==> flow/design.v <==
`timescale 1ns / 1ps
module pid_controller(
    input  logic        clk,
    input  logic        rst_n,
    input  logic [15:0] setpoint,
    input  logic [15:0] feedback,
    input  logic [15:0] Kp,
    input  logic [15:0] Ki,
    input  logic [15:0] Kd,
    input  logic [15:0] clk_prescaler,
    output logic [15:0] control_signal
);
    logic signed [16:0]  error_s;         
    logic signed [16:0]  prev_error_s;
    logic signed [31:0]  integral_s;      
    logic signed [31:0]  derivative_s;
    logic [15:0] clk_divider;
    logic        sampling_flag;
    logic signed [31:0] kp_mul, ki_mul;
    logic signed [31:0] kd_mul;
    logic signed [31:0] control_calc;
    always_ff @(posedge clk or negedge rst_n) begin
        if (!rst_n) begin
            clk_divider    <= 16'h0000;
            sampling_flag  <= 1'b0;
        end else if (clk_divider == clk_prescaler) begin
            clk_divider    <= 16'h0000;
            sampling_flag  <= 1'b1;
        end else begin
            clk_divider    <= clk_divider + 16'd1;
            sampling_flag  <= 1'b0;
        end
    end
    always_comb begin
        error_s = $signed({1'b0, setpoint}) - $signed({1'b0, feedback});
        kp_mul = $signed({1'b0, Kp}) * error_s;
        ki_mul = $signed({1'b0, Ki}) * error_s;
        kd_mul = $signed({1'b0, Kd}) * (error_s - prev_error_s);
        control_calc = kp_mul + integral_s + kd_mul;
    end
    always_ff @(posedge clk or negedge rst_n) begin
        if (!rst_n) begin
            prev_error_s   <= '0;
            integral_s     <= '0;
            derivative_s   <= '0;
            control_signal <= 16'h0000;
        end else if (sampling_flag) begin
            integral_s   <= integral_s + ki_mul;
            derivative_s <= kd_mul;
            control_signal <= control_calc[15:0];
            prev_error_s <= error_s;
        end
    end
endmodule
`timescale 1ns/1ps
module top (
  input  logic        clk,
  input  logic        rst_n,
  input  logic [15:0] setpoint,
  input  logic [15:0] feedback,
  input  logic [15:0] Kp,
  input  logic [15:0] Ki,
  input  logic [15:0] Kd,
  input  logic [15:0] clk_prescaler,
  output logic [15:0] control_signal
);
  pid_controller u_dut (
    .clk(clk),
    .rst_n(rst_n),
    .setpoint(setpoint),
    .feedback(feedback),
    .Kp(Kp),
    .Ki(Ki),
    .Kd(Kd),
    .clk_prescaler(clk_prescaler),
    .control_signal(control_signal)
  );
endmodule
Step by step through the tools: top
The steps from the RTL of top to its reports follow in flow order.
Line numbers count from 1 in the design file above.
Library cell names are shortened.
{"block": "inputs", "top": "top", "clock_port": "clk", "cell_library": "sky130hd", "corner": "tt_025C_1v80"}

Word-level counts
Yosys after proc, flatten, opt, wreduce and memory -nomap, before mapping. Enables and synchronous resets that opt folds into registers are not counted as muxes. Memory bits, and registers merged into a memory's read port (data or address), are not among the register bits. Print and check cells are not counted. Equal cells are merged and count once.
{"block": "bits", "reg_bits": 82, "out_inout_bits": 16, "wordCells": 17}
{"block": "op_classes", "add_sub_neg": 6, "mul": 3, "n_eq": 1, "muxes": 2}
{"block": "ops", "operator": "multiplier 17 x 17 -> 32 bit", "n": 1}
{"block": "ops", "operator": "multiplier 17 x 32 -> 16 bit", "n": 1}
{"block": "ops", "operator": "multiplier 17 x 17 -> 16 bit", "n": 1}
{"block": "ops", "operator": "adder 16 bit", "n": 2}
{"block": "ops", "operator": "adder 32 bit", "n": 1}
{"block": "ops", "operator": "subtractor 17 x 17 -> 18 bit", "n": 1}
{"block": "ops", "operator": "subtractor 16 x 16 -> 17 bit", "n": 1}
{"block": "ops", "operator": "adder 16 x 1 -> 16 bit with constant B", "n": 1}
{"block": "ops", "operator": "== test 16 bit", "n": 1}
{"block": "ops", "operator": "two-way mux 16 bit", "n": 1}
{"block": "ops", "operator": "two-way mux 1 bit", "n": 1}

Longest topological paths
Yosys ltp: most cells in a row. Word level: on the elaborated netlist, between registers, memories and ports. Mapped: between sequential cells and ports; inverters and the memories' decode and read muxes count.
{"block": "logic_depth", "depth_word": 4, "abc_area": 1, "depth_mapped": 54, "mapped_depth_nobuf": 53}

Netlist
The flow's flattened synthesis, as Yosys stat reports it; memories are mapped. The netlist is that of the ABC_AREA named above (0 if unset); the other value can give another one.
{"block": "mapped", "mapped_cells": 2415, "synth_area_um2": 17956.0, "sequential_area_um2": 1626.6, "flip_flops": 65, "buf_cells": 47}
{"block": "by_type", "cell": "fa_1", "n": 293, "area_total_um2": 5.87E+03}
{"block": "by_type", "cell": "ha_1", "n": 195, "area_total_um2": 2439.84}
{"block": "by_type", "cell": "inv_1", "n": 628, "area_total_um2": 2.36E+03}
{"block": "by_type", "cell": "nand2_1", "n": 546, "area_total_um2": 2.05E+03}
{"block": "by_type", "cell": "dfrtp_1", "n": 65, "area_total_um2": 1626.56}
{"block": "by_type", "cell": "nor2_1", "n": 256, "area_total_um2": 960.922}
{"block": "by_type", "cell": "nand3_1", "n": 102, "area_total_um2": 510.49}
{"block": "by_type", "cell": "xnor2_1", "n": 36, "area_total_um2": 315.302}
{"block": "by_type", "cell": "xor2_1", "n": 36, "area_total_um2": 315.302}
{"block": "by_type", "cell": "o21ai_0", "n": 47, "area_total_um2": 235.226}
{"block": "by_type", "cell": "a21oi_1", "n": 46, "area_total_um2": 230.221}
{"block": "by_type", "cell": "clkbuf_1", "n": 36, "area_total_um2": 135.13}
{"block": "by_type", "cell": "nand2_2", "n": 17, "area_total_um2": 106.352}
{"block": "by_type", "cell": "nand4_1", "n": 17, "area_total_um2": 106.352}
{"block": "by_type", "cell": "nand3b_1", "n": 13, "area_total_um2": 97.594}
{"block": "by_type", "cell": "o21bai_1", "n": 8, "area_total_um2": 60.058}
{"block": "by_type", "cell": "nor3_1", "n": 11, "area_total_um2": 55.053}
{"block": "by_type", "cell": "a21o_1", "n": 6, "area_total_um2": 45.043}
Not listed: further types 29, cells in them 57.

Path before layout
Source: OpenSTA report_checks on the synthesized netlist (no wires, ideal clock, input and output delay 20% of the period each), path of least setup slack; recovery checks are left aside. Register names are those of the netlist, which keeps one name where synthesis merged equal registers.
{"block": "synth_path", "path_type": "in2reg", "from": "input setpoint[0]", "to": "register u_dut.control_signal[15]", "tclk_ns": 12.5, "launch_ns": 2.500, "t_arrival_ns": 10.594, "t_required_ns": 12.383, "setup_slack_ns": 1.789, "path_delay_ns": 8.211, "driving_pins": 46, "period_less_setup_slack_ns": 10.711}
"path_delay_ns" is the arrival time less input delay plus setup time.
"driving_pins": output pins that drive a net of the path, with the launching flip-flop's if there is one; two outputs of one cell count as two.
"period_less_setup_slack_ns" = period - worst setup slack (recovery checks aside). The figure is calculated, with input and output delays left at 20% of the set period.
The rows between start and end are the longest chain of elaborated cells between them; the timing report does not say that the signal goes this way. Where chains are equally long, one stands for them.
A line is the first line of the expression or statement that the cell stems from. Yosys adds cells for indexed reads and writes and turns some case tables into memories.
{"block": "synth_via", "cell_sequence": "inv_1 ha_1 inv_1 fa_1 nand2_1 nand3_2 nand2_1 nand2_2 inv_2 clkbuf_1 ha_1 nand2_1 inv_1 a21oi_1 nand2_2 a21o_1 nand2_1 nand2_1 [10 not listed] inv_1 fa_1 fa_1 fa_1 inv_1 fa_1 ha_1 nand2_1 nor2_1 nand3_1 o2111ai_1 xor2_1 nand3b_1 nand2_1 inv_1 nand2_1 nand3_1 nand2_1", "elab_chain_len": 4, "cells_between": 6, "cone_lines": 4, "classes_between": "add/sub (4); mul (2)"}
{"block": "synth_rtl", "item": "from (decl)", "line": 59, "text": "input  logic [15:0] setpoint,"}
{"block": "synth_rtl", "item": "subtractor 16 x 16 -> 17 bit", "line": 35, "text": "error_s = $signed({1'b0, setpoint}) - $signed({1'b0, feedback});"}
{"block": "synth_rtl", "item": "multiplier 17 x 17 -> 16 bit", "line": 36, "text": "kp_mul = $signed({1'b0, Kp}) * error_s;"}
{"block": "synth_rtl", "item": "adder 16 bit (2 in a row)", "line": 39, "text": "control_calc = kp_mul + integral_s + kd_mul;"}
{"block": "synth_rtl", "item": "to (assign)", "line": 46, "text": "control_signal <= 16'h0000;"}
{"block": "synth_rtl", "item": "to (assign)", "line": 50, "text": "control_signal <= control_calc[15:0];"}
{"block": "synth_rtl", "item": "to (decl)", "line": 11, "text": "output logic [15:0] control_signal"}
Some nets on the timed path still bear RTL names; the line given drives or declares the net.
{"block": "synth_named_nets", "net": "u_dut.error_s[6]", "line": 35}

Worst path after layout
From the final timing report of record 1: the path of least setup slack in the routed layout; clock arrival at registers is part of the times.
{"block": "layout_path", "path_type": "in2reg", "from": "input feedback[1]", "to": "register u_dut.control_signal[15]", "tclk_ns": 10.9, "launch_ns": 2.18, "t_arrival_ns": 11.09, "t_required_ns": 11.16, "setup_slack_ns": 0.07, "driving_pins": 72}
The rows between start and end are the longest chain of elaborated cells between them; the timing report does not say that the signal goes this way. Where chains are equally long, one stands for them.
{"block": "layout_via", "cell_sequence": "dlygate4sd2_1 inv_2 fa_2 nand3_2 nand3b_1 nand2_4 clkinvlp_4 clkbuf_16 ha_4 nand2_2 nand2_2 a21oi_4 nand2_2 a21boi_4 xor2_4 inv_2 buf_6 buf_4 [36 not listed] buf_4 buf_6 buf_6 buf_6 nand3b_1 nand2_2 inv_1 nand2_1 nand2_2 inv_1 nand2_1 nand2_2 nand2_2 inv_1 nor2_1 nand2_1 nand3_1 nand2_1", "elab_chain_len": 4, "cells_between": 6, "cone_lines": 4, "classes_between": "add/sub (4); mul (2)"}
{"block": "layout_rtl", "item": "from (decl)", "line": 60, "text": "input  logic [15:0] feedback,"}
{"block": "layout_rtl", "item": "subtractor 16 x 16 -> 17 bit", "line": 35, "text": "error_s = $signed({1'b0, setpoint}) - $signed({1'b0, feedback});"}
{"block": "layout_rtl", "item": "multiplier 17 x 17 -> 16 bit", "line": 36, "text": "kp_mul = $signed({1'b0, Kp}) * error_s;"}
{"block": "layout_rtl", "item": "adder 16 bit (2 in a row)", "line": 39, "text": "control_calc = kp_mul + integral_s + kd_mul;"}
{"block": "layout_rtl", "item": "to (assign)", "line": 46, "text": "control_signal <= 16'h0000;"}
{"block": "layout_rtl", "item": "to (assign)", "line": 50, "text": "control_signal <= control_calc[15:0];"}
{"block": "layout_rtl", "item": "to (decl)", "line": 11, "text": "output logic [15:0] control_signal"}
Some nets on the timed path still bear RTL names; the line given drives or declares the net.
{"block": "layout_named_nets", "net": "u_dut.error_s[4]", "line": 35}

Wiki page: top / flow data

Settings and measured results of 4 stored flow runs for module top (sky130hd), not sorted in any way. The constraints put input and output delay at 20% of the set period each and load the outputs with 0.01 pF.
"achieved_clock_period_ns" is the run's clock period less its worst setup slack. It is reckoned from that one timing run; input and output delays stay at 20% of the period that was set.
"timing.worst_path_ns" = time allowed to the worst setup path (clock period - input delay - output delay, where it has them) - its slack; a late launch clock adds to it, a late capture clock takes from it.

{"run": "record 1", "settings": { "ABC_AREA": 1, "CAP_MARGIN": 40, "CELL_PAD_IN_SITES_GLOBAL_PLACEMENT": 1, "CORE_ASPECT_RATIO": 1.57, "CORE_MARGIN": 10, "CTS_CLUSTER_DIAMETER": 165, "CTS_CLUSTER_SIZE": 26, "GPL_ROUTABILITY_DRIVEN": 0, "GPL_TIMING_DRIVEN": 0, "MAX_ROUTING_LAYER": "met4", "MIN_ROUTING_LAYER": "met2", "PLACE_DENSITY_LB_ADDON": 0.15, "SETUP_SLACK_MARGIN": 0.78, "SLEW_MARGIN": 0, "TNS_END_PERCENT": 45, "period_ns": 10.9, "CORE_UTILIZATION": 40 }, "results": { "utilization_frac": 0.491, "design.die.area_um2": 53980.5, "timing.worst_path_ns": 8.65, "worst_path_kind": "in2reg", "synth_area_um2": 17956.0, "ws_hold_ns": 0.476, "final_stdcell_area_um2": 21876.0, "achieved_clock_period_ns": 10.825, "final_setup_ws_ns": 0.075, "tns_setup_ns": 0.000 }}
{"run": "record 2", "settings": { "CORE_UTILIZATION": 40, "period_ns": 12.2, "CAP_MARGIN": 20, "CORE_MARGIN": 2, "SLEW_MARGIN": 20 }, "results": { "utilization_frac": 0.472, "design.die.area_um2": 43993.0, "timing.worst_path_ns": 9.44, "worst_path_kind": "in2reg", "synth_area_um2": 16932.5, "ws_hold_ns": 0.504, "final_stdcell_area_um2": 19755.2, "achieved_clock_period_ns": 11.880, "final_setup_ws_ns": 0.320, "tns_setup_ns": 0.000 }}
{"run": "record 3", "settings": { "ABC_AREA": 0, "CAP_MARGIN": 30, "CORE_ASPECT_RATIO": 2.0, "CORE_UTILIZATION": 41, "CTS_CLUSTER_DIAMETER": 339, "CTS_CLUSTER_SIZE": 41, "MIN_ROUTING_LAYER": "met1", "PLACE_DENSITY": 0.53, "SETUP_SLACK_MARGIN": 0.77, "period_ns": 19.9, "CORE_MARGIN": 2, "SLEW_MARGIN": 20 }, "results": { "utilization_frac": 0.467, "design.die.area_um2": 43039.0, "timing.worst_path_ns": 11.21, "worst_path_kind": "in2reg", "synth_area_um2": 16932.5, "ws_hold_ns": 0.508, "final_stdcell_area_um2": 19100.8, "achieved_clock_period_ns": 15.191, "final_setup_ws_ns": 4.709, "tns_setup_ns": 0.000 }}
{"run": "record 4", "settings": { "CAP_MARGIN": 10, "CELL_PAD_IN_SITES_DETAIL_PLACEMENT": 2, "CORE_ASPECT_RATIO": 0.73, "CORE_MARGIN": 10, "CORE_UTILIZATION": 40, "CTS_CLUSTER_SIZE": 82, "GPL_ROUTABILITY_DRIVEN": 0, "GPL_TIMING_DRIVEN": 0, "MAX_ROUTING_LAYER": "met4", "MIN_ROUTING_LAYER": "met2", "period_ns": 13.6, "SLEW_MARGIN": 20 }, "outcome": "unfinished; error GRT-0116 in routing"}
